==> flow/design.v <==
module flip_flop(output reg Q, output Q_n, input D, input Clr, Clk, Enable, input CE);
	assign Q_n = ~Q;
	always @ (posedge Clk, negedge Clr)
		 if(!Clr) Q <= 1'b0;
		 else if(CE & Enable) Q <= D;
endmodule
module flip_flop_t(output reg Q, output Q_n, input T, input Clr, Clk, Enable, input CE, Rst_n);
	assign Q_n = ~Q;
	always @ (posedge Clk, negedge Rst_n)
		 if(!Rst_n) Q <= 1'b0;
		 else if(!Clr) Q <= 1'b0;
		 else if(CE & Enable & T) Q <= ~Q;
		 else Q <= Q;
endmodule
module register_2bits(output reg [1:0] Q, output [1:0] Q_n, input [1:0] D, input Clr, Clk, Enable, input CE, Rst_n);
	assign Q_n = ~Q;
	always @ (posedge Clk, negedge Rst_n)
		 if(!Rst_n) Q <= 2'b00;
		 else if(!Clr) Q <= 2'b00;
		 else if(CE & Enable) Q <= D;
endmodule
module register_13bits(output reg [12:0] Q, output [12:0] Q_n, input [12:0] D, input Clr, Clk, Enable, input CE, Rst_n);
	assign Q_n = ~Q;
	always @ (posedge Clk, negedge Rst_n)
		 if(!Rst_n) Q <= 13'b0000000000000;
		 else if(!Clr) Q <= 13'b0000000000000;
		 else if(CE & Enable) Q <= D;
endmodule
module counter_0_1(output reg COUNT, input IN_0, input LD, Up, Clr, Clk, Enable, input CE, Rst_n);
	always @ (posedge Clk, negedge Rst_n)
		if (~Rst_n) COUNT <= 1'b0;
		else if (~Clr) COUNT <= 1'b0;
		else if (CE & LD & Enable) begin
			COUNT <= IN_0;
		end
		else if (CE & Up & Enable) begin
			COUNT <= COUNT + 1'b1;
		end
endmodule
module counter_0_2(output reg [1:0] COUNT, input IN_1, IN_0, input LD, Up, Clr, Clk, Enable, input CE, Rst_n);
	always @ (posedge Clk, negedge Rst_n)
		if (~Rst_n) COUNT <= 2'b00;
		else if (~Clr) COUNT <= 2'b00;
		else if (CE & LD & Enable) begin
			COUNT[0] <= IN_0;
			COUNT[1] <= IN_1;
		end
		else if (CE & Up & Enable) begin
			if(COUNT==2'b10) COUNT <= 2'b00;
			else COUNT <= COUNT + 2'b01;
		end
endmodule
module counter_0_3(output reg [1:0] COUNT, input IN_1, IN_0, input LD, Up, Clr, Clk, Enable, input CE, Rst_n);
	always @ (posedge Clk, negedge Rst_n)
		if (~Rst_n) COUNT <= 2'b00;
		else if (~Clr) COUNT <= 2'b00;
		else if (CE & LD & Enable) begin
			COUNT[0] <= IN_0;
			COUNT[1] <= IN_1;
		end
		else if (CE & Up & Enable) begin
			if(COUNT==2'b11) COUNT <= 2'b00;
			else COUNT <= COUNT + 2'b01;
		end
endmodule
module counter_0_3_display(output reg [1:0] COUNT, input IN_1, IN_0, input LD, Up, Clr, Clk, Enable, input CE, Rst_n);
	always @ (posedge Clk, negedge Rst_n)
		if (~Rst_n) COUNT <= 2'b00;
		else if (~Clr) COUNT <= 2'b00;
		else if (CE & LD & Enable) begin
			COUNT[0] <= IN_0;
			COUNT[1] <= IN_1;
		end
		else if (CE & Up & Enable) begin
			if(COUNT==2'b11) COUNT <= 2'b00;
			else COUNT <= COUNT + 2'b01;
		end
endmodule
module counter_0_5(output reg [2:0] COUNT, input IN_2, IN_1, IN_0, input LD, Up, Clr, Clk, Enable, input CE, Rst_n);
	always @ (posedge Clk, negedge Rst_n)
		if (~Rst_n) COUNT <= 3'b000;
		else if (~Clr) COUNT <= 3'b000;
		else if (CE & LD & Enable) begin
			COUNT[0] <= IN_0;
			COUNT[1] <= IN_1;
			COUNT[2] <= IN_2;
		end
		else if (CE & Up & Enable) begin
			if(COUNT==3'b101) COUNT <= 3'b000;
			else COUNT <= COUNT + 3'b001;
		end
endmodule
module counter_0_6(output reg [2:0] COUNT, input IN_2, IN_1, IN_0, input LD, Up, Clr, Clk, Enable, input CE, Rst_n);
	always @ (posedge Clk, negedge Rst_n)
		if (~Rst_n) COUNT <= 3'b000;
		else if (~Clr) COUNT <= 3'b000;
		else if (CE & LD & Enable) begin
			COUNT[0] <= IN_0;
			COUNT[1] <= IN_1;
			COUNT[2] <= IN_2;
		end
		else if (CE & Up & Enable) begin
			if(COUNT==3'b110) COUNT <= 3'b000;
			else COUNT <= COUNT + 3'b001;
		end
endmodule
module counter_0_9(output reg [3:0] COUNT, input IN_3, IN_2, IN_1, IN_0, input LD, Up, Clr, Clk, Enable, input CE, Rst_n);
	always @ (posedge Clk, negedge Rst_n)
		if (~Rst_n) COUNT <= 4'b0000;
		else if (~Clr) COUNT <= 4'b0000;
		else if (CE & LD & Enable) begin
			COUNT[0] <= IN_0;
			COUNT[1] <= IN_1;
			COUNT[2] <= IN_2;
			COUNT[3] <= IN_3;
		end
		else if (CE & Up & Enable) begin
			if(COUNT==4'b1001) COUNT <= 4'b0000;
			else COUNT <= COUNT + 4'b0001;
		end
endmodule
module counter_0_23(output reg [4:0] COUNT, input IN_4, IN_3, IN_2, IN_1, IN_0, input LD, Up, Clr, Clk, Enable, input CE, Rst_n);
	always @ (posedge Clk, negedge Rst_n)
		if (~Rst_n) COUNT <= 5'b00000;
		else if (~Clr) COUNT <= 5'b00000;
		else if (CE & LD & Enable) begin
			COUNT[0] <= IN_0;
			COUNT[1] <= IN_1;
			COUNT[2] <= IN_2;
			COUNT[3] <= IN_3;
			COUNT[4] <= IN_4;
		end
		else if (CE & Up & Enable) begin
			if(COUNT==5'b10111) COUNT <= 5'b00000;
			else COUNT <= COUNT + 5'b00001;
		end
endmodule
module counter_16bits(output reg [15:0] COUNT, input Clr, Clk, CE, Rst_n);
	always @ (posedge Clk, negedge Rst_n)
		if (~Rst_n) COUNT <= 16'b0000000000000000;
		else if (~Clr) COUNT <= 16'b0000000000000000;
		else if (CE) COUNT <= COUNT + 16'b0000000000000001;
endmodule
module frequency_converter(output Y,input clock,input reset);
	reg elapsed;
	reg [25:0] state;
	always @(posedge clock, negedge reset)
		if (reset == 0) state <= 0;
		else if (state == 7) state <= 0;
		else state <= state + 1;
	always @(state)
		if (state == 7) elapsed = 1;
		else elapsed = 0;
	assign Y = elapsed;
endmodule
module frequency_converter_display(output Y,input clock,input reset, input CE);
	reg elapsed;
	reg [25:0] state;
	always @(posedge clock, negedge reset)
		if (reset == 0) state <= 0;
		else if (~CE) state <= state;
		else if (state == 250) state <= 0;
		else state <= state + 1;
	always @(state)
		if (state == 250) elapsed = 1;
		else elapsed = 0;
	assign Y = elapsed;
endmodule
module decoder_4bits(output reg [3:0] Y, input [1:0] S, input enable);
	always @ (S, enable)
		begin		
			if(enable)
				case(S)
					2'b00: Y = 4'b0001;
					2'b01: Y = 4'b0010;
					2'b10: Y = 4'b0100;
					2'b11: Y = 4'b1000;
				endcase
			else
				Y = 4'b0000;
		end
endmodule
module decoder_8bits(output reg [7:0] Y, input [2:0] S, input enable);
	always @ (S, enable)
		begin		
			if(enable)
				case(S)
					3'b000: Y = 8'b00000001;
					3'b001: Y = 8'b00000010;
					3'b010: Y = 8'b00000100;
					3'b011: Y = 8'b00001000;
					3'b100: Y = 8'b00010000;
					3'b101: Y = 8'b00100000;
					3'b110: Y = 8'b01000000;
					3'b111: Y = 8'b10000000;
				endcase
			else
				Y = 8'b00000000;
		end
endmodule
module hour_decoder(output reg A, AM_PM, output reg [3:0] B, input [4:0] H);
	always @ (H)
		begin
			A <= (~H[4] & ~H[3] & ~H[2] & ~H[1] & ~H[0]) | (H[3] & ~H[2] & H[1]) | (H[4] & H[2] & H[1]) | (H[3] & H[2] & ~H[1] & ~H[0]);
			B[3] <= (H[3] & ~H[2] & ~H[1]) | (H[4] & H[2] & ~H[1]);
			B[2] <= (H[4] & ~H[2]) | (~H[4] & ~H[3] & H[2]);
			B[1] <= (~H[4] & ~H[3] & ~H[2] & ~H[1] & ~H[0]) | (~H[3] & ~H[2] & H[1]) | (~H[4] & H[2] & H[1]) + (H[3] & H[2] & ~H[1] & ~H[0]);
			B[0] <= H[0];
			AM_PM <= (~H[4] & ~H[3]) | (~H[4] & ~H[2]);
		end
endmodule
module segment_7_dec (output reg [6:0] display, input [3:0] bcd, input enable);
always @* begin
	if(enable) begin
  		case(bcd)
  		4'b0000: display = 7'b1111110;
  		4'b0001: display = 7'b0110000;
  		4'b0010: display = 7'b1101101;
  		4'b0011: display = 7'b1111001;
  		4'b0100: display = 7'b0110011;
  		4'b0101: display = 7'b1011011;
  		4'b0110: display = 7'b1011111;
  		4'b0111: display = 7'b1110000;
  		4'b1000: display = 7'b1111111;
  		4'b1001: display = 7'b1111011;
  		4'b1010: display = 7'b1110111;
  		4'b1011: display = 7'b0011111;
  		4'b1100: display = 7'b1001110;
  		4'b1101: display = 7'b0111101;
  		4'b1110: display = 7'b1001111;
  		4'b1111: display = 7'b1000111;
  		default: display = 7'b0000000; 
  		endcase
  	end
  	else display = 7'b0000000;
end
endmodule
module mux_2x1_12bits(output reg [11:0] Y, input S, input [11:0] I1, I0);
	always @ (S, I1, I0)
		if(S) Y = I1;
		else Y = I0;
endmodule
module mux_2x1_13bits(output reg [12:0] Y, input S, input [12:0] I1, I0);
	always @ (S, I1, I0)
		if(S) Y = I1;
		else Y = I0;
endmodule
module mux_2x1_16bits(output reg [15:0] Y, input S, input [15:0] I1, I0);
	always @ (S, I1, I0)
		if(S) Y = I1;
		else Y = I0;
endmodule
module mux_4x1_7bits(output reg[6:0] Y, input[1:0] S, input[6:0] I3, I2, I1, I0);
	always @ (S, I3, I2, I1, I0)
		if(S[1] && S[0]) Y = I3;
		else if(S[1]) Y = I2;
		else if(S[0]) Y = I1;
		else Y = I0;
endmodule
module mux_4x1_8bits(output reg[7:0] Y, input[1:0] S, input[7:0] I3, I2, I1, I0);
	always @ (S, I3, I2, I1, I0)
		if(S[1] && S[0]) Y = I3;
		else if(S[1]) Y = I2;
		else if(S[0]) Y = I1;
		else Y = I0;
endmodule
module mux_4x1_13bits(output reg[12:0] Y, input[1:0] S, input[12:0] I3, I2, I1, I0);
	always @ (S, I3, I2, I1, I0)
		if(S[1] && S[0]) Y = I3;
		else if(S[1]) Y = I2;
		else if(S[0]) Y = I1;
		else Y = I0;
endmodule
module mux_8x1_13bits(output [12:0] Y, input [2:0] S, input[12:0] I7, I6, I5, I4, I3, I2, I1, I0);
	wire [1:0] S_2;
	assign S_2[1] = S[1];
	assign S_2[0] = S[0];
	wire [12:0] A1;
	wire [12:0] A2;
	mux_4x1_13bits mux1 (A1, S_2, I3, I2, I1, I0);
	mux_4x1_13bits mux2 (A2, S_2, I7, I6, I5, I4);
	mux_2x1_13bits mux3 (Y, S[2], A2, A1);
endmodule
module comparator_13bits(output reg EQ, input wire [12:0] A, input wire [12:0] B);
	always @* begin
    	if (A==B) begin
        	EQ <= 1'b1;
    	end
      	else begin
        	EQ <= 1'b0;
      	end
    end
endmodule
module comparators_module( output AA, input [2:0] CD, input [12:0] CT, Q_r6, Q_r5, Q_r4, Q_r3, Q_r2, Q_r1, Q_r0);
	wire [12:0] mux_out;
	mux_8x1_13bits mux1 (mux_out, CD, Q_r6, Q_r6, Q_r5, Q_r4, Q_r3, Q_r2, Q_r1, Q_r0);			
	comparator_13bits comp1 (AA, CT, mux_out);
endmodule
module blinker(output reg B1, output reg [2:0] E, input [1:0] CW, CW1, S, input BLINK);
	always @* begin
		B1 <= (S[1] & S[0]) & ~CW[1];
		E[2] <= (S[1] & BLINK) & ((~S[0]) & CW1[1] & (~CW1[0]) | (S[0] & (~CW[1]) & (~CW[0])));
		E[1] <= (BLINK | (~S[1]) | S[0] | CW1[1] | (~CW1[0])) & (BLINK | (~S[1]) | (~S[0]) | CW[1] | (~CW[0])) & (BLINK + (~S[1]) | (~S[0]) | (~CW[1]) | (~CW[0]));
		E[0] <= (BLINK | (~S[1]) | S[0] | CW1[1] | (CW1[0])) & ((~S[1]) | (~S[0]) | CW[1] | (~CW[0])) &  ((~S[1]) | (~S[0]) | CW[1] | CW[0]) & (BLINK + (~S[1]) | (~S[0]) | (~CW[1]) | CW[0]);
	end
endmodule
module control_unit_1(output reg LD_DAY_TIME, LD_O_F, SS0, INCR, UPC, Clear, SS1, Load, Clear_St, Load_SS, input Next, SetTime, Up, SetAlarm, Count, SetDay, AlarmSet, Clk, Reset, CE);
	wire A, A_neg, B, B_neg, C, C_neg, D, D_neg;
	supply1 Vcc;
	reg Da, Db, Dc, Dd;
	flip_flop flipflopA (A, A_neg, Da, Reset, Clk, Vcc, CE);
	flip_flop flipflopB (B, B_neg, Db, Reset, Clk, Vcc, CE);
	flip_flop flipflopC (C, C_neg, Dc, Reset, Clk, Vcc, CE);
	flip_flop flipflopD (D, D_neg, Dd, Reset, Clk, Vcc, CE);
	always @* begin
		Da <= (A_neg & B_neg & D) | (~Next & ~Count & A_neg & C & D_neg) | ((A & B & C_neg) & (Up | (~Up & AlarmSet & SetDay)) | (SetAlarm & A & B & D) | (A & B & C_neg & D) | (Up & A_neg & B & C_neg & D_neg));
		Db = (A_neg & ((~SetTime) | B | D_neg)) | (A & (B_neg | (C_neg & ( Up | ((~Up)&(~AlarmSet)) | ((~Up)& (~SetDay) & AlarmSet) | D))));
		Dc <= (A_neg & C_neg & Next) | ((A_neg & C)&(Next | (~Next) & (~Count))) | (A_neg & B_neg & D) | (A_neg & C & D);
		Dd <= (A_neg & B_neg & D) | (A_neg & B & C_neg & Next) | (A & B & C) | (A_neg & B & C_neg & D_neg);
		SS0 <= A & B_neg & C_neg & D;
		SS1 <= (A & B_neg & D) | (A_neg & B_neg & C_neg & D_neg);
		INCR <= A & B & C_neg & D;
		Clear <= A_neg & B_neg & C_neg & D_neg;
		UPC <= A_neg & B & C & D;
		Load <= A & B & C & D_neg;
		LD_DAY_TIME <= A & B_neg & C & D;
		Clear_St <= A & B & C & D;
		Load_SS <= (A_neg & B_neg & C_neg & D_neg) | (A_neg & B_neg & C_neg & D) | (A & B_neg & D);
		LD_O_F <= A & B_neg & C_neg;
	end
endmodule
module control_unit_2(output reg EN_SNZ, EN_STOP, Sound, input C0, CS0, AA, Snooze, Stop, Mute, Clk, Reset, CE);
	wire A, A_neg, B, B_neg, C, C_neg;
	supply1 Vcc;
	reg Da, Db, Dc;
	flip_flop flipflopA (A, A_neg, Da, Reset, Clk, Vcc, CE);
	flip_flop flipflopB (B, B_neg, Db, Reset, Clk, Vcc, CE);
	flip_flop flipflopC (C, C_neg, Dc, Reset, Clk, Vcc, CE);
	always @* begin
		Da <= (~Stop & C) | (Snooze & A & B) | (~CS0 & A & B_neg) | (A & C);
		Db <= (~C0 & A_neg & B) | (A_neg & C);
		Dc <= (~Mute & AA & A_neg & B_neg & C_neg) | (CS0 & A & C_neg) | (A & B);
		Sound <= (A_neg & B_neg & C) | (A & B & C_neg);
		EN_SNZ <= A & B_neg & C;
		EN_STOP <= A_neg & B_neg & C;
	end
endmodule
module circuit(output [1:0] CW1, CW, S, output reg AlarmSet, SetDay, CS0, C0, LD_R, LD_CT, LD_TIME, Count, TOF, ID, IH, IM , input Load, CClr, UPC, SS0, SS1, Load_SS, INCR, EN_SNZ, EN_STOP, Clk, CE, Rst_n);
	supply1 Vcc;
	supply0 Gnd;
	wire [1:0] S_neg;
	wire [15:0] clock_out;
	wire [15:0] clock_out_2;
	wire and_out_1;
	wire and_out_2;
	and (and_out_1, clock_out[15],clock_out[14],clock_out[13],~clock_out[12],clock_out[11],~clock_out[10],clock_out[9],~clock_out[8],~clock_out[7],clock_out[6],clock_out[5],~clock_out[4], ~clock_out[3], ~clock_out[2], ~clock_out[1], ~clock_out[0]);
	and (and_out_2, clock_out_2[9], clock_out_2[8], clock_out_2[7], clock_out_2[6], clock_out_2[5], (~clock_out_2[4]), clock_out_2[3], (~clock_out_2[2]), (~clock_out_2[1]), (~clock_out_2[0]));
	wire [1:0] reg_out;
	register_2bits reg_SS (reg_out, S_neg, {SS1,SS0}, Vcc, Clk , Load_SS, CE, Rst_n);	
	assign S = reg_out;
	counter_0_3 counter_SA (CW, Gnd, Gnd, Gnd, Vcc, (~CClr), Clk, (UPC & S[1] & S[0]), CE, Rst_n);
	counter_0_2 counter_ST (CW1, Gnd, Gnd, Gnd, Vcc, (~CClr), Clk, (UPC & S[1] & (~S[0])), CE, Rst_n);
	counter_16bits counter_snz (clock_out, (~(EN_SNZ | CClr)) , Clk, CE, Rst_n);
	counter_16bits counter_stop (clock_out_2, (~(EN_STOP | CClr)), Clk, CE, Rst_n);
	always @* begin
		CS0 <= clock_out[10];
		C0 <= clock_out_2[9];
		SetDay <= S[1] & S[0] & ~CW[1] & ~CW[0];
		TOF <= S[1] & S[0] & ~CW[1] & CW[0] & INCR;
		ID <= (S[1] & INCR) & ((~S[0] & CW1[1] & ~CW1[0]) | (S[0] & ~CW[1] & ~CW[0]));
		IH <= (S[1] & INCR) & ((~S[0] & ~CW1[1] & CW1[0]) | (S[0] & CW[1] & CW[0]));
		IM <= (S[1] & INCR) & ((~S[0] & ~CW1[1] & ~CW1[0]) | (S[0] & CW[1] & ~CW[0]));
		Count <= (CW1[1] | CW1[0] | CW[1] | CW[0]);
		LD_R <= (S[1] & S[0] & Load);
		LD_CT <= (S[1] & ~S[0] & Load);
		AlarmSet <= (S[1] & S[0]);
		LD_TIME <= (S[1] & S[0] & UPC & ~CW[1] & CW[0]);
	end
endmodule
module registers_module(output [12:0] Q_r6, Q_r5, Q_r4, Q_r3, Q_r2, Q_r1, Q_r0, input [2:0] STO, input [12:0] data, input Clr, Clk, LD_R, input CE, Rst_n);
		supply1 Vcc;
		wire [7:0] RE;
		decoder_8bits decoder (RE, STO, Vcc);
		wire [12:0] Q_nr0;
		register_13bits r0 (Q_r0, Q_nr0, data, ~Clr, Clk, LD_R & RE[0], CE, Rst_n);
		wire [12:0] Q_nr1;
		register_13bits r1 (Q_r1, Q_nr1, data, ~Clr, Clk, LD_R & RE[1], CE, Rst_n);
		wire [12:0] Q_nr2;
		register_13bits r2 (Q_r2, Q_nr2, data, ~Clr, Clk, LD_R & RE[2], CE, Rst_n);
		wire [12:0] Q_nr3;
		register_13bits r3 (Q_r3, Q_nr3, data, ~Clr, Clk, LD_R & RE[3], CE, Rst_n);
		wire [12:0] Q_nr4;
		register_13bits r4 (Q_r4, Q_nr4, data, ~Clr, Clk, LD_R & RE[4], CE, Rst_n);
		wire [12:0] Q_nr5;
		register_13bits r5 (Q_r5, Q_nr5, data, ~Clr, Clk, LD_R & RE[5], CE, Rst_n);
		wire [12:0] Q_nr6;
		register_13bits r6 (Q_r6, Q_nr6, data, ~Clr, Clk, LD_R & RE[6], CE, Rst_n);
endmodule
module current_time_module(output [14:0] CTO, input [14:0] CTI, input LD_CT, Clr_CT, Clk, EN_CT, input CE, Rst_n);
	supply1 Vcc;
	wire [15:0] clock_out;
	wire and_out_1;
	and (and_out_1, clock_out[9], clock_out[8], clock_out[7], clock_out[6], clock_out[5], (~clock_out[4]), clock_out[3], (~clock_out[2]), (~clock_out[1]), (~clock_out[0]));
	wire and_out_1_temp;
	and (and_out_1_temp, clock_out[9], clock_out[8], clock_out[7], clock_out[6], clock_out[5], (~clock_out[4]), ~clock_out[3], clock_out[2], clock_out[1], clock_out[0]);
	wire count_16_clr;
	or(count_16_clr, LD_CT, Clr_CT, and_out_1);
	counter_16bits clock (clock_out, ~count_16_clr, Clk, CE, Rst_n);
	wire or_clk_1;
	or (or_clk_1, and_out_1_temp, LD_CT);
	wire [3:0] min_out_1;
	counter_0_9 min_1 (min_out_1, CTI[3], CTI[2], CTI[1], CTI[0], LD_CT, Vcc, ~Clr_CT, Clk, or_clk_1, CE, Rst_n);
	wire and_out_2;
	wire min_out_1_neg_3, min_out_1_neg_2, min_out_1_neg_1, min_out_1_neg_0;
	not (min_out_1_neg_3, min_out_1[3]);
	not (min_out_1_neg_2, min_out_1[2]);
	not (min_out_1_neg_1, min_out_1[1]);
	not (min_out_1_neg_0, min_out_1[0]);
	and (and_out_2, min_out_1[3], min_out_1_neg_2, min_out_1_neg_1, min_out_1[0], and_out_1_temp);
	wire or_clk_2;
	or (or_clk_2, and_out_2, LD_CT);
	wire [2:0] min_out_2;
	counter_0_5 min_2 (min_out_2, CTI[6], CTI[5], CTI[4], LD_CT, Vcc, ~Clr_CT, Clk, or_clk_2, CE, Rst_n);
	wire and_out_3;
	wire min_out_2_neg_2, min_out_2_neg_1, min_out_2_neg_0;
	not (min_out_2_neg_2, min_out_2[2]);
	not (min_out_2_neg_1, min_out_2[1]);
	not (min_out_2_neg_0, min_out_2[0]);
	and (and_out_3, min_out_2[2], min_out_2_neg_1, min_out_2[0], and_out_2);
	wire or_clk_3;
	or (or_clk_3, and_out_3, LD_CT);
	wire [4:0] hour_out;
	counter_0_23 hour (hour_out, CTI[11], CTI[10], CTI[9], CTI[8], CTI[7], LD_CT, Vcc, ~Clr_CT, Clk, or_clk_3, CE, Rst_n);
	wire and_out_4;
	wire hour_out_neg_4, hour_out_neg_3, hour_out_neg_2, hour_out_neg_1, hour_out_neg_0;
	not (hour_out_neg_4, hour_out[4]);
	not (hour_out_neg_3, hour_out[3]);
	not (hour_out_neg_2, hour_out[2]);
	not (hour_out_neg_1, hour_out[1]);
	not (hour_out_neg_0, hour_out[0]);
	and (and_out_4, hour_out[4], hour_out_neg_3,hour_out[2], hour_out[1], hour_out[0], and_out_3);
	wire or_clk_4;
	or (or_clk_4, and_out_4, LD_CT);
	wire [2:0] days_out;
	counter_0_6 days (days_out, CTI[14], CTI[13], CTI[12], LD_CT, Vcc, ~Clr_CT, Clk, or_clk_4, CE, Rst_n);
	assign CTO[0] = min_out_1[0];
	assign CTO[1] = min_out_1[1];
	assign CTO[2] = min_out_1[2];
	assign CTO[3] = min_out_1[3];
	assign CTO[4] = min_out_2[0];
	assign CTO[5] = min_out_2[1];
	assign CTO[6] = min_out_2[2];
	assign CTO[7] = hour_out[0];
	assign CTO[8] = hour_out[1];
	assign CTO[9] = hour_out[2];
	assign CTO[10] = hour_out[3];
	assign CTO[11] = hour_out[4];
	assign CTO[12] = days_out[0];
	assign CTO[13] = days_out[1];
	assign CTO[14] = days_out[2];	
endmodule
module set_time_module(output [15:0] STO, input [14:0] CTI, input [12:0] Q_r6, Q_r5, Q_r4, Q_r3, Q_r2, Q_r1, Q_r0, input CLEAR, TOF, S0, LD_ID, CLEAR_ST, LD_DAY, LD_TIME, EN_ST, IH, IM, LD_O_F, Clk, input CE, Rst_n);
	wire [12:0] mux_out;
	mux_8x1_13bits mux1 (mux_out, STO[14:12], Q_r6, Q_r6, Q_r5, Q_r4, Q_r3, Q_r2, Q_r1, Q_r0);
	wire [11:0] mux_2_out;
	mux_2x1_12bits mux2 (mux_2_out, S0, mux_out[11:0], CTI[11:0]);
	supply1 Vcc;
	wire on_off_out;
	counter_0_1 counter_on_off(on_off_out, mux_out[12],  LD_O_F, Vcc, (~CLEAR), Clk, (LD_O_F | TOF), CE, Rst_n);
	assign STO[15] = on_off_out;
	wire or_t_d;
	or (or_t_d, LD_TIME, LD_DAY);
	wire or_clear_clr_st;
	or (or_clear_clr_st, CLEAR, CLEAR_ST);
	wire or_clk_1;
	or (or_clk_1, or_t_d, IM);
	wire [3:0] min_out_1;
	counter_0_9 min_1 (min_out_1, mux_2_out[3], mux_2_out[2], mux_2_out[1], mux_2_out[0], or_t_d, Vcc, (~or_clear_clr_st), Clk, or_clk_1, CE, Rst_n);
	assign STO[3:0] = min_out_1[3:0];
	wire and_out_2;
	wire min_out_1_neg_3, min_out_1_neg_2, min_out_1_neg_1, min_out_1_neg_0;
	not (min_out_1_neg_3, min_out_1[3]);
	not (min_out_1_neg_2, min_out_1[2]);
	not (min_out_1_neg_1, min_out_1[1]);
	not (min_out_1_neg_0, min_out_1[0]);
	and (and_out_2, min_out_1[3], min_out_1_neg_2, min_out_1_neg_1, min_out_1[0], IM);
	wire or_clk_2;
	or (or_clk_2, or_t_d, and_out_2);
	wire [2:0] min_out_2;
	counter_0_5 min_2 (min_out_2, mux_2_out[6], mux_2_out[5], mux_2_out[4], or_t_d, Vcc, (~or_clear_clr_st), Clk, or_clk_2, CE, Rst_n);
	assign STO[6:4] = min_out_2[2:0];
	wire clock_hour;
	or (clock_hour, or_t_d, IH);
	wire [4:0] hour_out;
	counter_0_23 hour (hour_out, mux_2_out[11], mux_2_out[10], mux_2_out[9], mux_2_out[8], mux_2_out[7], or_t_d, Vcc, (~or_clear_clr_st), Clk, clock_hour, CE, Rst_n);
	assign STO[11:7] = hour_out[4:0];
	wire clock_day;
	or (clock_day, LD_ID, LD_DAY);
	wire [2:0] days_out;
	counter_0_6 days (days_out, CTI[14], CTI[13], CTI[12], LD_DAY, Vcc,  (~or_clear_clr_st), Clk, clock_day, CE, Rst_n);
	assign STO[14:12] = days_out[2:0];
endmodule
module display_module(output [6:0] out3, out2, out1, out0, days, output AM, PM, DBlink, input [1:0] S, CW, CW1, input [14:0] CT, input [15:0] ST,  input Clr, Clk, CE, Rst_n);
	supply1 Vcc;
	wire conv_out;
	frequency_converter_display conv (conv_out, Clk, Rst_n, CE);
	wire BLINK, toogle_out_neg;
	flip_flop_t toggle(BLINK, toogle_out_neg, conv_out, (~Clr), Clk, Vcc, CE, Rst_n);
	wire B1;
	wire [2:0] E;
	blinker blink(B1, E, CW, CW1, S, BLINK);
	assign DBlink = E[2];
	wire [15:0] mux_out;
	mux_2x1_16bits mux1 (mux_out, S[1], ST, {CT[14],CT});		
	wire [7:0] DEC_OUT;
	decoder_8bits decoder (DEC_OUT, mux_out[14:12], Vcc);
	assign days = DEC_OUT[6:0];	
	wire A, AM_PM;
	wire [3:0] B;
	hour_decoder hour_dec(A, AM_PM, B, mux_out[11:7]);
	assign AM = AM_PM;
	assign PM = ~AM_PM;
	wire [6:0] out_1_temp;
	segment_7_dec segment_7_1 (out_1_temp, {1'b0, mux_out[6:4]}, E[0]);
	assign out1 = out_1_temp;
	wire [6:0] out_0_temp;
	segment_7_dec segment_7_0 (out_0_temp, mux_out[3:0], E[0]);
	assign out0 = out_0_temp;
	wire [7:0] activate, deactivate;
	assign activate = 8'b10101100;
	assign deactivate = 8'b11011110;
	wire [7:0] mux_hours_out;
	mux_4x1_8bits mux_hour (mux_hours_out, {B1, mux_out[15]}, activate, deactivate, {3'b000, A, B[3:0]}, {3'b000, A, B[3:0]});
	wire [6:0] out_3_temp;
	segment_7_dec segment_7_3 (out_3_temp, mux_hours_out[7:4], E[1]);
	assign out3 = out_3_temp;
	wire [6:0] out_2_temp;
	segment_7_dec segment_7_2 (out_2_temp, mux_hours_out[3:0], E[1]);
	assign out2 = out_2_temp;
endmodule
module datapath(output [6:0] display, days, output [3:0] segment, output am, pm, dblink, Sound, Vcc_out, input Next, Up, SetTime, SetAlarm, Snooze, Stop, Mute, Clr, Clk_sys);
	supply1 Vcc;
	supply0 Gnd;
	assign Vcc_out = Vcc;
	wire Clk, tick;
	assign Clk = Clk_sys;
	frequency_converter conv (tick, Clk_sys, Clr);
	wire [6:0] hours1, hours0, mins1, mins0;
	wire LD_DAY_TIME, LD_O_F, SS0, INCR, UPC, Clear, SS1, Load, Clear_St, Load_SS;
	wire Count, SetDay, AlarmSet;
	control_unit_1 cu1(LD_DAY_TIME, LD_O_F, SS0, INCR, UPC, Clear, SS1, Load, Clear_St, Load_SS, Next, SetTime, Up, SetAlarm, Count, SetDay, AlarmSet, Clk, Clr, tick);
	wire EN_SNZ, EN_STOP;
	wire C0, CS0, AA;
	control_unit_2 cu2(EN_SNZ, EN_STOP, Sound, C0, CS0, AA, Snooze, Stop, Mute, Clk, Clr, tick);
	wire [1:0] CW1, CW, S;
	wire LD_R, LD_CT, LD_TIME, TOF, ID, IH, IM;
	circuit cir (CW1, CW, S, AlarmSet, SetDay, CS0, C0, LD_R, LD_CT, LD_TIME, Count, TOF, ID, IH, IM, Load, Clear, UPC, SS0, SS1, Load_SS, INCR, EN_SNZ, EN_STOP, Clk, tick, Clr);
	wire [12:0] Q_r0, Q_r1, Q_r2, Q_r3, Q_r4, Q_r5, Q_r6;
	wire [15:0] STO;
	registers_module reg_module (Q_r6, Q_r5, Q_r4, Q_r3, Q_r2, Q_r1, Q_r0, STO[14:12], {STO[15], STO[11:0]}, Clear, Clk, LD_R, tick, Clr);	
	wire [14:0] CTO;
	comparators_module comp_module (AA, CTO[14:12], {1'b1,CTO[11:0]} , Q_r6, Q_r5, Q_r4, Q_r3, Q_r2, Q_r1, Q_r0);
	current_time_module ct_module (CTO, STO[14:0], LD_CT, Clear, Clk, Vcc, tick, Clr);	
	supply1 EN_ST;
	set_time_module set_time(STO, CTO, Q_r6, Q_r5, Q_r4, Q_r3, Q_r2, Q_r1, Q_r0, Clear, TOF, S[0], ID, Clear_St, LD_DAY_TIME, LD_TIME, EN_ST, IH, IM, LD_O_F, Clk, tick, Clr);
	wire [6:0] days_temp;
	display_module display_mod(hours1, hours0, mins1, mins0, days_temp, am, pm, dblink, S, CW, CW1, CTO, STO, Clear, Clk, tick, Clr);
	assign days[0] =  days_temp[0] & (~dblink);
	assign days[1] =  days_temp[1] & (~dblink);
	assign days[2] =  days_temp[2] & (~dblink);
	assign days[3] =  days_temp[3] & (~dblink);
	assign days[4] =  days_temp[4] & (~dblink);
	assign days[5] =  days_temp[5] & (~dblink);
	assign days[6] =  days_temp[6] & (~dblink);
	wire[1:0] count_out;
	counter_0_3_display counter (count_out, Vcc, Vcc, Gnd, Vcc, Vcc, Clk, Vcc, tick, Clr);
	wire[3:0] dec_out;
	decoder_4bits dec_display(dec_out, count_out, Vcc);
	assign segment = ~dec_out;
	wire[6:0] mux_display_o;
	mux_4x1_7bits mux_display(mux_display_o, count_out, hours1, hours0, mins1, mins0);
	assign display = ~mux_display_o;
endmodule
Memo
Re: synthesis data of datapath

Tool chain data of datapath
Tool output for the design above before and after an edit, in the order of the flow.
"before" refers to lines of the RTL above, "after" to lines of the edited file.
"change" is "after" less "before", of the values as shown; "rel_change_pct" is that difference over "before", in percent.
Cell names lack the library's common part.
{"block": "inputs", "design": "datapath", "clock_port": "Clk_sys", "lib": "sky130hd", "lib_corner": "tt_025C_1v80"}

Edit of the RTL
Unified diff, file above to edited file.
The edited RTL no longer does the same as the RTL above: the edit was made by script, with no optimisation intended.
begin of diff
@@ -140,5 +140,5 @@
 		if (~Rst_n) COUNT <= 16'b0000000000000000;
 		else if (~Clr) COUNT <= 16'b0000000000000000;
-		else if (CE) COUNT <= COUNT + 16'b0000000000000001;
+		else if (CE) COUNT <= COUNT ^ 16'b0000000000000001;
 endmodule
 module frequency_converter(output Y,input clock,input reset);
end of diff

Elaborated design
Source: Yosys, flattened and elaborated, memories not mapped. Widths are those after wreduce. Registers that Yosys merges into a memory's read port (data or address) are not register bits. Print and check cells do not count. Equal cells are merged and count once.
Memory sizes are those after Yosys's memory passes, which may raise the word count (mostly to a power of two), join words into wider ones and drop unused or constant bits.
{"block": "word_totals", "item": "regBits", "before": 238, "after": 221, "change": -17, "rel_change_pct": -7.14}
{"block": "word_totals", "item": "rom_bits", "before": 576, "after": 576, "change": 0, "rel_change_pct": 0.00}
{"block": "word_totals", "item": "n_memories", "before": 6, "after": 6, "change": 0, "rel_change_pct": 0.00}
{"block": "word_totals", "item": "out_inout_bits", "before": 23, "after": 23, "change": 0, "rel_change_pct": 0.00}
{"block": "word_totals", "item": "elab_cells", "before": 610, "after": 612, "change": 2, "rel_change_pct": 0.33}
{"block": "op_classes", "item": "addsub", "before": 19, "after": 16, "change": -3, "rel_change_pct": -15.79}
{"block": "op_classes", "item": "equal", "before": 16, "after": 16, "change": 0, "rel_change_pct": 0.00}
{"block": "op_classes", "item": "muxes", "before": 190, "after": 190, "change": 0, "rel_change_pct": 0.00}
{"block": "op_classes", "item": "logic", "before": 319, "after": 321, "change": 2, "rel_change_pct": 0.63}
{"block": "op_classes", "item": "n_reduce_logical", "before": 27, "after": 27, "change": 0, "rel_change_pct": 0.00}
{"block": "memory_table", "item": "mem_shapes", "before": "16 x 7 bit 1R0W; 16 x 7 bit 1R0W; 16 x 7 bit 1R0W; 16 x 7 bit 1R0W; 8 x 8 bit 1R0W; 8 x 8 bit 1R0W", "after": "16 x 7 bit 1R0W; 16 x 7 bit 1R0W; 16 x 7 bit 1R0W; 16 x 7 bit 1R0W; 8 x 8 bit 1R0W; 8 x 8 bit 1R0W"}
{"block": "ops", "cell": "two-way mux 16 bit", "before": 7, "after": 1, "change": -6, "rel_change_pct": -85.71}
{"block": "ops", "cell": "two-way mux 1 bit", "before": 142, "after": 145, "change": 3, "rel_change_pct": 2.11}
{"block": "ops", "cell": "adder 16 x 1 -> 16 bit (second input constant)", "before": 3, "after": 0, "change": -3, "rel_change_pct": -100.00}
{"block": "ops", "cell": "inverter 1 bit", "before": 42, "after": 44, "change": 2, "rel_change_pct": 4.76}
{"block": "ops", "cell": "two-way mux 10 bit", "before": 0, "after": 2, "change": 2}
{"block": "ops", "cell": "two-way mux 11 bit", "before": 0, "after": 1, "change": 1}
Operator kinds equal on both sides are left out: 29.

Depth
Depth = most cells in a row (Yosys ltp): at word level without a register or memory, in the mapped netlist without a sequential cell, where the memories' decode and read muxes count.
{"block": "depth", "item": "ltp_word", "before": 17, "after": 17, "change": 0, "rel_change_pct": 0.00}
{"block": "depth", "item": "ABC_AREA", "before": "0", "after": "0"}
{"block": "depth", "item": "mapped_depth", "before": 15, "after": 12, "change": -3, "rel_change_pct": -20.00}
{"block": "depth", "item": "depth_no_buf", "before": 12, "after": 11, "change": -1, "rel_change_pct": -8.33}

Netlist
Source: synth_stat.txt of the flow (Yosys; design flattened, memories mapped). It holds for the ABC_AREA given above (unset counts as 0); a run with the other value may have another netlist.
{"block": "types", "type": "dfrtp_1", "before": 221, "after": 190, "change": -31, "rel_change_pct": -14.03}
{"block": "types", "type": "mux2i_1", "before": 159, "after": 186, "change": 27, "rel_change_pct": 16.98}
{"block": "types", "type": "nand2_1", "before": 117, "after": 94, "change": -23, "rel_change_pct": -19.66}
{"block": "types", "type": "a21oi_1", "before": 69, "after": 48, "change": -21, "rel_change_pct": -30.43}
{"block": "types", "type": "xnor2_1", "before": 44, "after": 23, "change": -21, "rel_change_pct": -47.73}
{"block": "types", "type": "nor3_1", "before": 35, "after": 14, "change": -21, "rel_change_pct": -60.00}
{"block": "types", "type": "nor2_1", "before": 202, "after": 184, "change": -18, "rel_change_pct": -8.91}
{"block": "types", "type": "nand4_1", "before": 31, "after": 14, "change": -17, "rel_change_pct": -54.84}
{"block": "types", "type": "clkbuf_1", "before": 79, "after": 63, "change": -16, "rel_change_pct": -20.25}
{"block": "types", "type": "buf_2", "before": 26, "after": 11, "change": -15, "rel_change_pct": -57.69}
{"block": "types", "type": "a211oi_1", "before": 22, "after": 9, "change": -13, "rel_change_pct": -59.09}
{"block": "types", "type": "a31oi_1", "before": 19, "after": 6, "change": -13, "rel_change_pct": -68.42}
{"block": "types", "type": "mux2_2", "before": 27, "after": 15, "change": -12, "rel_change_pct": -44.44}
{"block": "types", "type": "inv_1", "before": 41, "after": 31, "change": -10, "rel_change_pct": -24.39}
{"block": "types", "type": "o211ai_1", "before": 20, "after": 12, "change": -8, "rel_change_pct": -40.00}
{"block": "types", "type": "nor4_1", "before": 18, "after": 10, "change": -8, "rel_change_pct": -44.44}
{"block": "types", "type": "o21ai_0", "before": 78, "after": 72, "change": -6, "rel_change_pct": -7.69}
{"block": "types", "type": "nand4b_1", "before": 5, "after": 0, "change": -5, "rel_change_pct": -100.00}
Cell types equal on both sides are left out: 14.
The list need not be complete.
{"block": "synth_totals", "item": "cell_count", "before": 1531, "after": 1274, "change": -257, "rel_change_pct": -16.79}
{"block": "synth_totals", "item": "area_mm2", "before": 0.0141298, "after": 0.0120315, "change": -0.0020983, "rel_change_pct": -14.85}
{"block": "synth_totals", "item": "seq_area_mm2", "before": 0.0055303, "after": 0.0047546, "change": -0.0007757, "rel_change_pct": -14.03}
{"block": "synth_totals", "item": "ff_cells", "before": 221, "after": 190, "change": -31, "rel_change_pct": -14.03}
{"block": "synth_totals", "item": "n_buf", "before": 117, "after": 90, "change": -27, "rel_change_pct": -23.08}
The figures by module come from a second, unflattened synthesis with its own total; it is not the netlist above.
{"block": "unflattened", "item": "hier_cells", "before": 1835, "after": 1649, "change": -186, "rel_change_pct": -10.14}
{"block": "unflattened", "item": "area_unflattened_mm2", "before": 0.0178984, "after": 0.0159203, "change": -0.0019781, "rel_change_pct": -11.05}
Rows give one instance, submodules left out.
{"block": "by_module_before", "mod": "register_13bits", "n_inst": 7, "n_cells": 72, "mod_area_mm2": 0.0006656}
{"block": "by_module_before", "mod": "counter_16bits", "n_inst": 3, "n_cells": 81, "mod_area_mm2": 0.0008158}
{"block": "by_module_before", "mod": "frequency_converter_display", "n_inst": 1, "n_cells": 133, "mod_area_mm2": 0.0013663}
{"block": "by_module_before", "mod": "mux_4x1_13bits", "n_inst": 4, "n_cells": 15, "mod_area_mm2": 0.0003203}
{"block": "by_module_before", "mod": "frequency_converter", "n_inst": 1, "n_cells": 112, "mod_area_mm2": 0.0012237}
{"block": "by_module_before", "mod": "segment_7_dec", "n_inst": 4, "n_cells": 40, "mod_area_mm2": 0.0002803}
{"block": "by_module_before", "mod": "counter_0_23", "n_inst": 2, "n_cells": 37, "mod_area_mm2": 0.0003378}
{"block": "by_module_before", "mod": "counter_0_9", "n_inst": 2, "n_cells": 35, "mod_area_mm2": 0.000294}
{"block": "by_module_before", "mod": "counter_0_5", "n_inst": 2, "n_cells": 25, "mod_area_mm2": 0.0002415}
{"block": "by_module_before", "mod": "counter_0_6", "n_inst": 2, "n_cells": 24, "mod_area_mm2": 0.0002177}
{"block": "by_module_before", "mod": "mux_2x1_13bits", "n_inst": 2, "n_cells": 14, "mod_area_mm2": 0.0001952}
{"block": "by_module_before", "mod": "flip_flop", "n_inst": 7, "n_cells": 4, "mod_area_mm2": 0.0000475}
{"block": "by_module_before", "mod": "control_unit_1", "n_inst": 1, "n_cells": 41, "mod_area_mm2": 0.0002565}
{"block": "by_module_before", "mod": "mux_2x1_16bits", "n_inst": 1, "n_cells": 18, "mod_area_mm2": 0.000249}
before: Modules not listed: 23.
{"block": "by_module_after", "mod": "register_13bits", "n_inst": 7, "n_cells": 72, "mod_area_mm2": 0.0006656}
{"block": "by_module_after", "mod": "frequency_converter_display", "n_inst": 1, "n_cells": 133, "mod_area_mm2": 0.0013663}
{"block": "by_module_after", "mod": "mux_4x1_13bits", "n_inst": 4, "n_cells": 15, "mod_area_mm2": 0.0003203}
{"block": "by_module_after", "mod": "frequency_converter", "n_inst": 1, "n_cells": 112, "mod_area_mm2": 0.0012237}
{"block": "by_module_after", "mod": "segment_7_dec", "n_inst": 4, "n_cells": 40, "mod_area_mm2": 0.0002803}
{"block": "by_module_after", "mod": "counter_0_23", "n_inst": 2, "n_cells": 37, "mod_area_mm2": 0.0003378}
{"block": "by_module_after", "mod": "counter_0_9", "n_inst": 2, "n_cells": 35, "mod_area_mm2": 0.000294}
{"block": "by_module_after", "mod": "counter_0_5", "n_inst": 2, "n_cells": 25, "mod_area_mm2": 0.0002415}
{"block": "by_module_after", "mod": "counter_16bits", "n_inst": 3, "n_cells": 19, "mod_area_mm2": 0.0001564}
{"block": "by_module_after", "mod": "counter_0_6", "n_inst": 2, "n_cells": 24, "mod_area_mm2": 0.0002177}
{"block": "by_module_after", "mod": "mux_2x1_13bits", "n_inst": 2, "n_cells": 14, "mod_area_mm2": 0.0001952}
{"block": "by_module_after", "mod": "flip_flop", "n_inst": 7, "n_cells": 4, "mod_area_mm2": 0.0000475}
{"block": "by_module_after", "mod": "control_unit_1", "n_inst": 1, "n_cells": 41, "mod_area_mm2": 0.0002565}
{"block": "by_module_after", "mod": "mux_2x1_16bits", "n_inst": 1, "n_cells": 18, "mod_area_mm2": 0.000249}
after: Modules not listed: 23.

Worst setup path after synthesis
Path of least setup slack by OpenSTA after synthesis, without wires, with an ideal clock, recovery checks aside; 20% of the period is set as input and as output delay. Where synthesis merged equal registers, the netlist keeps one of their names.
{"block": "synth_timing", "item": "kind", "before": "register -> output", "after": "register -> output"}
{"block": "synth_timing", "item": "startpoint", "before": "register cir.reg_SS.Q[1]", "after": "register cir.reg_SS.Q[1]"}
{"block": "synth_timing", "item": "endpoint", "before": "output display[3]", "after": "output display[3]"}
{"block": "synth_timing", "item": "period_ns", "before": 20.0, "after": 20.0, "change": 0.0, "rel_change_pct": 0.00}
{"block": "synth_timing", "item": "out_delay_ns", "before": 4.000, "after": 4.000, "change": 0.000, "rel_change_pct": 0.00}
{"block": "synth_timing", "item": "arrival_time_ns", "before": 3.193, "after": 3.205, "change": 0.012, "rel_change_pct": 0.38}
{"block": "synth_timing", "item": "setup_slack_ns", "before": 12.807, "after": 12.795, "change": -0.012}
{"block": "synth_timing", "item": "delay_ns", "before": 3.193, "after": 3.205, "change": 0.012, "rel_change_pct": 0.38}
{"block": "synth_timing", "item": "path_stages", "before": 16, "after": 13, "change": -3, "rel_change_pct": -18.75}
{"block": "synth_timing", "item": "n_path_buf", "before": 3, "after": 3, "change": 0, "rel_change_pct": 0.00}
{"block": "synth_timing", "item": "period_less_setup_slack_ns", "before": 7.193, "after": 7.205, "change": 0.012, "rel_change_pct": 0.17}
"delay_ns" = arrival - input delay + setup time.
A path that ends at an output port has no setup time.
"path_stages": output pins that drive a net of the path, with the launching flip-flop's if there is one; two outputs of one cell count as two.
"period_less_setup_slack_ns" is the clock period less the worst setup slack; recovery checks do not enter. This is arithmetic on one report: input and output delays are still those of the set period (20% each).
Between the ends stands the longest chain of elaborated cells between them, by number of cells; it is not shown to be the way that was timed. Of several equally long chains one is given.
Each line given opens the expression or statement behind the cell; cells for indexed reads and writes are added by Yosys, which also makes memories of some case tables.
The chain passes a memory read, where the word-level depth is cut; so it can be longer than that depth.
A register here has more assigning lines than the two given.
{"block": "synth_between_before", "path_cell_list": "dfrtp_1 -> buf_2 -> buf_2 -> buf_2 -> mux2_2 -> nor2_1 -> nand2_1 -> a21oi_1 -> a31oi_1 -> mux2_2 -> ha_1 -> nor2_1 -> a31oi_1 -> o21ai_0 -> a2111oi_0 -> o41ai_1", "elab_chain_cells": 15, "cells_between": 73}
{"block": "synth_rtl_before", "item": "from (decl)", "line_no": 15, "source": "module register_2bits(output reg [1:0] Q, output [1:0] Q_n, input [1:0] D, input Clr, Clk, Enable, input CE, R ..."}
{"block": "synth_rtl_before", "item": "from (assign)", "line_no": 18, "source": "if(!Rst_n) Q <= 2'b00;"}
{"block": "synth_rtl_before", "item": "from (assign)", "line_no": 19, "source": "else if(!Clr) Q <= 2'b00;"}
{"block": "synth_rtl_before", "item": "two-way mux 16 bit", "line_no": 250, "source": "if(S) Y = I1;"}
{"block": "synth_rtl_before", "item": "inverter 1 bit", "line_no": 207, "source": "B[1] <= (~H[4] & ~H[3] & ~H[2] & ~H[1] & ~H[0]) | (~H[3] & ~H[2] & H[1]) | (~H[4] & H[2] & H[1]) + (H[3] & H[2 ..."}
{"block": "synth_rtl_before", "item": "bitwise AND 1 bit (4 in a row)", "line_no": 207}
{"block": "synth_rtl_before", "item": "OR 1 bit (2 in a row)", "line_no": 207}
{"block": "synth_rtl_before", "item": "two-way mux 8 bit", "line_no": 263, "source": "else if(S[1]) Y = I2;"}
{"block": "synth_rtl_before", "item": "two-way mux 8 bit", "line_no": 262, "source": "if(S[1] && S[0]) Y = I3;"}
{"block": "synth_rtl_before", "item": "memory (16 x 7 bit)", "line_no": 215, "source": "case(bcd)"}
{"block": "synth_rtl_before", "item": "two-way mux 7 bit", "line_no": 214, "source": "if(enable) begin"}
{"block": "synth_rtl_before", "item": "two-way mux 7 bit", "line_no": 256, "source": "else if(S[1]) Y = I2;"}
{"block": "synth_rtl_before", "item": "two-way mux 7 bit", "line_no": 255, "source": "if(S[1] && S[0]) Y = I3;"}
{"block": "synth_rtl_before", "item": "inverter 7 bit", "line_no": 582, "source": "assign display = ~mux_display_o;"}
{"block": "synth_rtl_before", "item": "to (decl)", "line_no": 541, "source": "module datapath(output [6:0] display, days, output [3:0] segment, output am, pm, dblink, Sound, Vcc_out, input ..."}
{"block": "synth_between_after", "path_cell_list": "dfrtp_1 -> buf_2 -> buf_2 -> clkbuf_1 -> mux2_2 -> o22a_1 -> a21o_1 -> inv_1 -> ha_1 -> o211a_1 -> a21oi_1 -> o311a_1 -> o311ai_0", "elab_chain_cells": 15, "cells_between": 73}
{"block": "synth_rtl_after", "item": "from (decl)", "line_no": 15, "source": "module register_2bits(output reg [1:0] Q, output [1:0] Q_n, input [1:0] D, input Clr, Clk, Enable, input CE, R ..."}
{"block": "synth_rtl_after", "item": "from (assign)", "line_no": 18, "source": "if(!Rst_n) Q <= 2'b00;"}
{"block": "synth_rtl_after", "item": "from (assign)", "line_no": 19, "source": "else if(!Clr) Q <= 2'b00;"}
{"block": "synth_rtl_after", "item": "two-way mux 16 bit", "line_no": 250, "source": "if(S) Y = I1;"}
{"block": "synth_rtl_after", "item": "inverter 1 bit", "line_no": 207, "source": "B[1] <= (~H[4] & ~H[3] & ~H[2] & ~H[1] & ~H[0]) | (~H[3] & ~H[2] & H[1]) | (~H[4] & H[2] & H[1]) + (H[3] & H[2 ..."}
{"block": "synth_rtl_after", "item": "bitwise AND 1 bit (4 in a row)", "line_no": 207}
{"block": "synth_rtl_after", "item": "OR 1 bit (2 in a row)", "line_no": 207}
{"block": "synth_rtl_after", "item": "two-way mux 8 bit", "line_no": 263, "source": "else if(S[1]) Y = I2;"}
{"block": "synth_rtl_after", "item": "two-way mux 8 bit", "line_no": 262, "source": "if(S[1] && S[0]) Y = I3;"}
{"block": "synth_rtl_after", "item": "memory (16 x 7 bit)", "line_no": 215, "source": "case(bcd)"}
{"block": "synth_rtl_after", "item": "two-way mux 7 bit", "line_no": 214, "source": "if(enable) begin"}
{"block": "synth_rtl_after", "item": "two-way mux 7 bit", "line_no": 256, "source": "else if(S[1]) Y = I2;"}
{"block": "synth_rtl_after", "item": "two-way mux 7 bit", "line_no": 255, "source": "if(S[1] && S[0]) Y = I3;"}
{"block": "synth_rtl_after", "item": "inverter 7 bit", "line_no": 582, "source": "assign display = ~mux_display_o;"}
{"block": "synth_rtl_after", "item": "to (decl)", "line_no": 541, "source": "module datapath(output [6:0] display, days, output [3:0] segment, output am, pm, dblink, Sound, Vcc_out, input ..."}

Path in the finished layout
Path of least setup slack in the final report of the runs of set A (OpenROAD, finished layout, wires in). Where an end is a register, its clock arrival counts in the times.
{"block": "layout_timing", "item": "kind", "before": "register -> output", "after": "register -> output"}
{"block": "layout_timing", "item": "startpoint", "before": "register cir.reg_SS.Q[1]", "after": "register cir.reg_SS.Q[1]"}
{"block": "layout_timing", "item": "endpoint", "before": "output display[3]", "after": "output display[3]"}
{"block": "layout_timing", "item": "period_ns", "before": 8.42, "after": 8.42, "change": 0.00, "rel_change_pct": 0.00}
{"block": "layout_timing", "item": "out_delay_ns", "before": 1.68, "after": 1.68, "change": 0.00, "rel_change_pct": 0.00}
{"block": "layout_timing", "item": "arrival_time_ns", "before": 4.32, "after": 4.66, "change": 0.34, "rel_change_pct": 7.87}
{"block": "layout_timing", "item": "setup_slack_ns", "before": 2.41, "after": 2.08, "change": -0.33}
{"block": "layout_timing", "item": "path_stages", "before": 15, "after": 14, "change": -1, "rel_change_pct": -6.67}
{"block": "layout_timing", "item": "n_path_buf", "before": 2, "after": 2, "change": 0, "rel_change_pct": 0.00}
Between the ends stands the longest chain of elaborated cells between them, by number of cells; it is not shown to be the way that was timed. Of several equally long chains one is given.
The chain passes a memory read, where the word-level depth is cut; so it can be longer than that depth.
A register here has more assigning lines than the two given.
{"block": "layout_between_before", "path_cell_list": "dfrtp_2 -> buf_4 -> mux2_2 -> nor2_1 -> nand2_1 -> a21oi_1 -> a31oi_1 -> mux2_2 -> ha_1 -> nor2_1 -> a31oi_1 -> o21ai_0 -> a2111oi_0 -> o41ai_1 -> clkdlybuf4s50_1", "elab_chain_cells": 15, "cells_between": 73}
{"block": "layout_rtl_before", "item": "from (decl)", "line_no": 15, "source": "module register_2bits(output reg [1:0] Q, output [1:0] Q_n, input [1:0] D, input Clr, Clk, Enable, input CE, R ..."}
{"block": "layout_rtl_before", "item": "from (assign)", "line_no": 18, "source": "if(!Rst_n) Q <= 2'b00;"}
{"block": "layout_rtl_before", "item": "from (assign)", "line_no": 19, "source": "else if(!Clr) Q <= 2'b00;"}
{"block": "layout_rtl_before", "item": "two-way mux 16 bit", "line_no": 250, "source": "if(S) Y = I1;"}
{"block": "layout_rtl_before", "item": "inverter 1 bit", "line_no": 207, "source": "B[1] <= (~H[4] & ~H[3] & ~H[2] & ~H[1] & ~H[0]) | (~H[3] & ~H[2] & H[1]) | (~H[4] & H[2] & H[1]) + (H[3] & H[2 ..."}
{"block": "layout_rtl_before", "item": "bitwise AND 1 bit (4 in a row)", "line_no": 207}
{"block": "layout_rtl_before", "item": "OR 1 bit (2 in a row)", "line_no": 207}
{"block": "layout_rtl_before", "item": "two-way mux 8 bit", "line_no": 263, "source": "else if(S[1]) Y = I2;"}
{"block": "layout_rtl_before", "item": "two-way mux 8 bit", "line_no": 262, "source": "if(S[1] && S[0]) Y = I3;"}
{"block": "layout_rtl_before", "item": "memory (16 x 7 bit)", "line_no": 215, "source": "case(bcd)"}
{"block": "layout_rtl_before", "item": "two-way mux 7 bit", "line_no": 214, "source": "if(enable) begin"}
{"block": "layout_rtl_before", "item": "two-way mux 7 bit", "line_no": 256, "source": "else if(S[1]) Y = I2;"}
{"block": "layout_rtl_before", "item": "two-way mux 7 bit", "line_no": 255, "source": "if(S[1] && S[0]) Y = I3;"}
{"block": "layout_rtl_before", "item": "inverter 7 bit", "line_no": 582, "source": "assign display = ~mux_display_o;"}
{"block": "layout_rtl_before", "item": "to (decl)", "line_no": 541, "source": "module datapath(output [6:0] display, days, output [3:0] segment, output am, pm, dblink, Sound, Vcc_out, input ..."}
{"block": "layout_between_after", "path_cell_list": "dfrtp_1 -> buf_4 -> mux2i_1 -> and3_1 -> a21oi_1 -> o22a_1 -> a21o_1 -> inv_1 -> ha_1 -> o211a_1 -> a21oi_1 -> o311a_1 -> o311ai_0 -> clkdlybuf4s50_1", "elab_chain_cells": 15, "cells_between": 73}
{"block": "layout_rtl_after", "item": "from (decl)", "line_no": 15, "source": "module register_2bits(output reg [1:0] Q, output [1:0] Q_n, input [1:0] D, input Clr, Clk, Enable, input CE, R ..."}
{"block": "layout_rtl_after", "item": "from (assign)", "line_no": 18, "source": "if(!Rst_n) Q <= 2'b00;"}
{"block": "layout_rtl_after", "item": "from (assign)", "line_no": 19, "source": "else if(!Clr) Q <= 2'b00;"}
{"block": "layout_rtl_after", "item": "two-way mux 16 bit", "line_no": 250, "source": "if(S) Y = I1;"}
{"block": "layout_rtl_after", "item": "inverter 1 bit", "line_no": 207, "source": "B[1] <= (~H[4] & ~H[3] & ~H[2] & ~H[1] & ~H[0]) | (~H[3] & ~H[2] & H[1]) | (~H[4] & H[2] & H[1]) + (H[3] & H[2 ..."}
{"block": "layout_rtl_after", "item": "bitwise AND 1 bit (4 in a row)", "line_no": 207}
{"block": "layout_rtl_after", "item": "OR 1 bit (2 in a row)", "line_no": 207}
{"block": "layout_rtl_after", "item": "two-way mux 8 bit", "line_no": 263, "source": "else if(S[1]) Y = I2;"}
{"block": "layout_rtl_after", "item": "two-way mux 8 bit", "line_no": 262, "source": "if(S[1] && S[0]) Y = I3;"}
{"block": "layout_rtl_after", "item": "memory (16 x 7 bit)", "line_no": 215, "source": "case(bcd)"}
{"block": "layout_rtl_after", "item": "two-way mux 7 bit", "line_no": 214, "source": "if(enable) begin"}
{"block": "layout_rtl_after", "item": "two-way mux 7 bit", "line_no": 256, "source": "else if(S[1]) Y = I2;"}
{"block": "layout_rtl_after", "item": "two-way mux 7 bit", "line_no": 255, "source": "if(S[1] && S[0]) Y = I3;"}
{"block": "layout_rtl_after", "item": "inverter 7 bit", "line_no": 582, "source": "assign display = ~mux_display_o;"}
{"block": "layout_rtl_after", "item": "to (decl)", "line_no": 541, "source": "module datapath(output [6:0] display, days, output [3:0] segment, output am, pm, dblink, Sound, Vcc_out, input ..."}

Layout results
Runs of the flow (Yosys, OpenROAD) on both versions; the two runs of a pair have the same settings. The constraints put input and output delay at 20% of the set period each and load the outputs with 0.01 pF.
{"block": "flow_settings_set_A", "CORE_UTILIZATION": 40, "period_ns": 8.42, "CAP_MARGIN": 20, "CORE_MARGIN": 2, "SLEW_MARGIN": 20}
{"block": "results_set_A", "item": "synthesis_area_mm2", "before": 0.0141298, "after": 0.0120315, "change": -0.0020983, "rel_change_pct": -14.85}
{"block": "results_set_A", "item": "die_mm2", "before": 0.0368448, "after": 0.0314814, "change": -0.0053634, "rel_change_pct": -14.56}
{"block": "results_set_A", "item": "final_stdcell_area_mm2", "before": 0.0155086, "after": 0.0131401, "change": -0.0023685, "rel_change_pct": -15.27}
{"block": "results_set_A", "item": "post_route_util_pct", "before": 44.8, "after": 44.3, "change": -0.5}
{"block": "results_set_A", "item": "ws_setup_ns", "before": 2.413, "after": 2.078, "change": -0.335}
{"block": "results_set_A", "item": "final_setup_tns_ns", "before": 0.000, "after": 0.000, "change": 0.000}
{"block": "results_set_A", "item": "final_hold_ws_ns", "before": 0.480, "after": 0.480, "change": 0.000}
{"block": "results_set_A", "item": "design_power_uw", "before": 4021, "after": 2101, "change": -1920, "rel_change_pct": -47.75}
{"block": "results_set_A", "item": "timing.achieved_period_ns", "before": 6.007, "after": 6.342, "change": 0.335, "rel_change_pct": 5.58}
{"block": "flow_settings_set_B", "ABC_AREA": 0, "CELL_PAD_IN_SITES_DETAIL_PLACEMENT": 1, "CORE_MARGIN": 10, "CORE_UTILIZATION": 34, "CTS_CLUSTER_SIZE": 83, "GPL_ROUTABILITY_DRIVEN": 1, "GPL_TIMING_DRIVEN": 0, "HOLD_SLACK_MARGIN": -0.05, "MAX_ROUTING_LAYER": "met4", "MIN_ROUTING_LAYER": "met2", "PLACE_DENSITY_LB_ADDON": 0.23, "SETUP_SLACK_MARGIN": 2.02, "SLEW_MARGIN": 40, "TNS_END_PERCENT": 65, "period_ns": 12.8, "CAP_MARGIN": 20}
{"block": "results_set_B", "item": "synthesis_area_mm2", "before": 0.0141298, "after": 0.0120315, "change": -0.0020983, "rel_change_pct": -14.85}
{"block": "results_set_B", "item": "die_mm2", "before": 0.0501133, "after": 0.0433119, "change": -0.0068014, "rel_change_pct": -13.57}
{"block": "results_set_B", "item": "final_stdcell_area_mm2", "before": 0.0162368, "after": 0.0136005, "change": -0.0026363, "rel_change_pct": -16.24}
{"block": "results_set_B", "item": "post_route_util_pct", "before": 39.7, "after": 39.2, "change": -0.5}
{"block": "results_set_B", "item": "ws_setup_ns", "before": 5.154, "after": 5.643, "change": 0.489}
{"block": "results_set_B", "item": "final_setup_tns_ns", "before": 0.000, "after": 0.000, "change": 0.000}
{"block": "results_set_B", "item": "final_hold_ws_ns", "before": 0.481, "after": 0.478, "change": -0.003}
{"block": "results_set_B", "item": "design_power_uw", "before": 3043, "after": 1440, "change": -1603, "rel_change_pct": -52.68}
{"block": "results_set_B", "item": "timing.achieved_period_ns", "before": 7.646, "after": 7.157, "change": -0.489, "rel_change_pct": -6.40}
By "timing.achieved_period_ns" is meant the clock period of the run minus its worst setup slack. This is arithmetic on one report: input and output delays are still those of the set period (20% each).
By "design_power_uw" is meant OpenSTA's value without simulated activity: inputs other than the clock are taken to toggle once in ten clock periods, and the tool carries that through the logic.
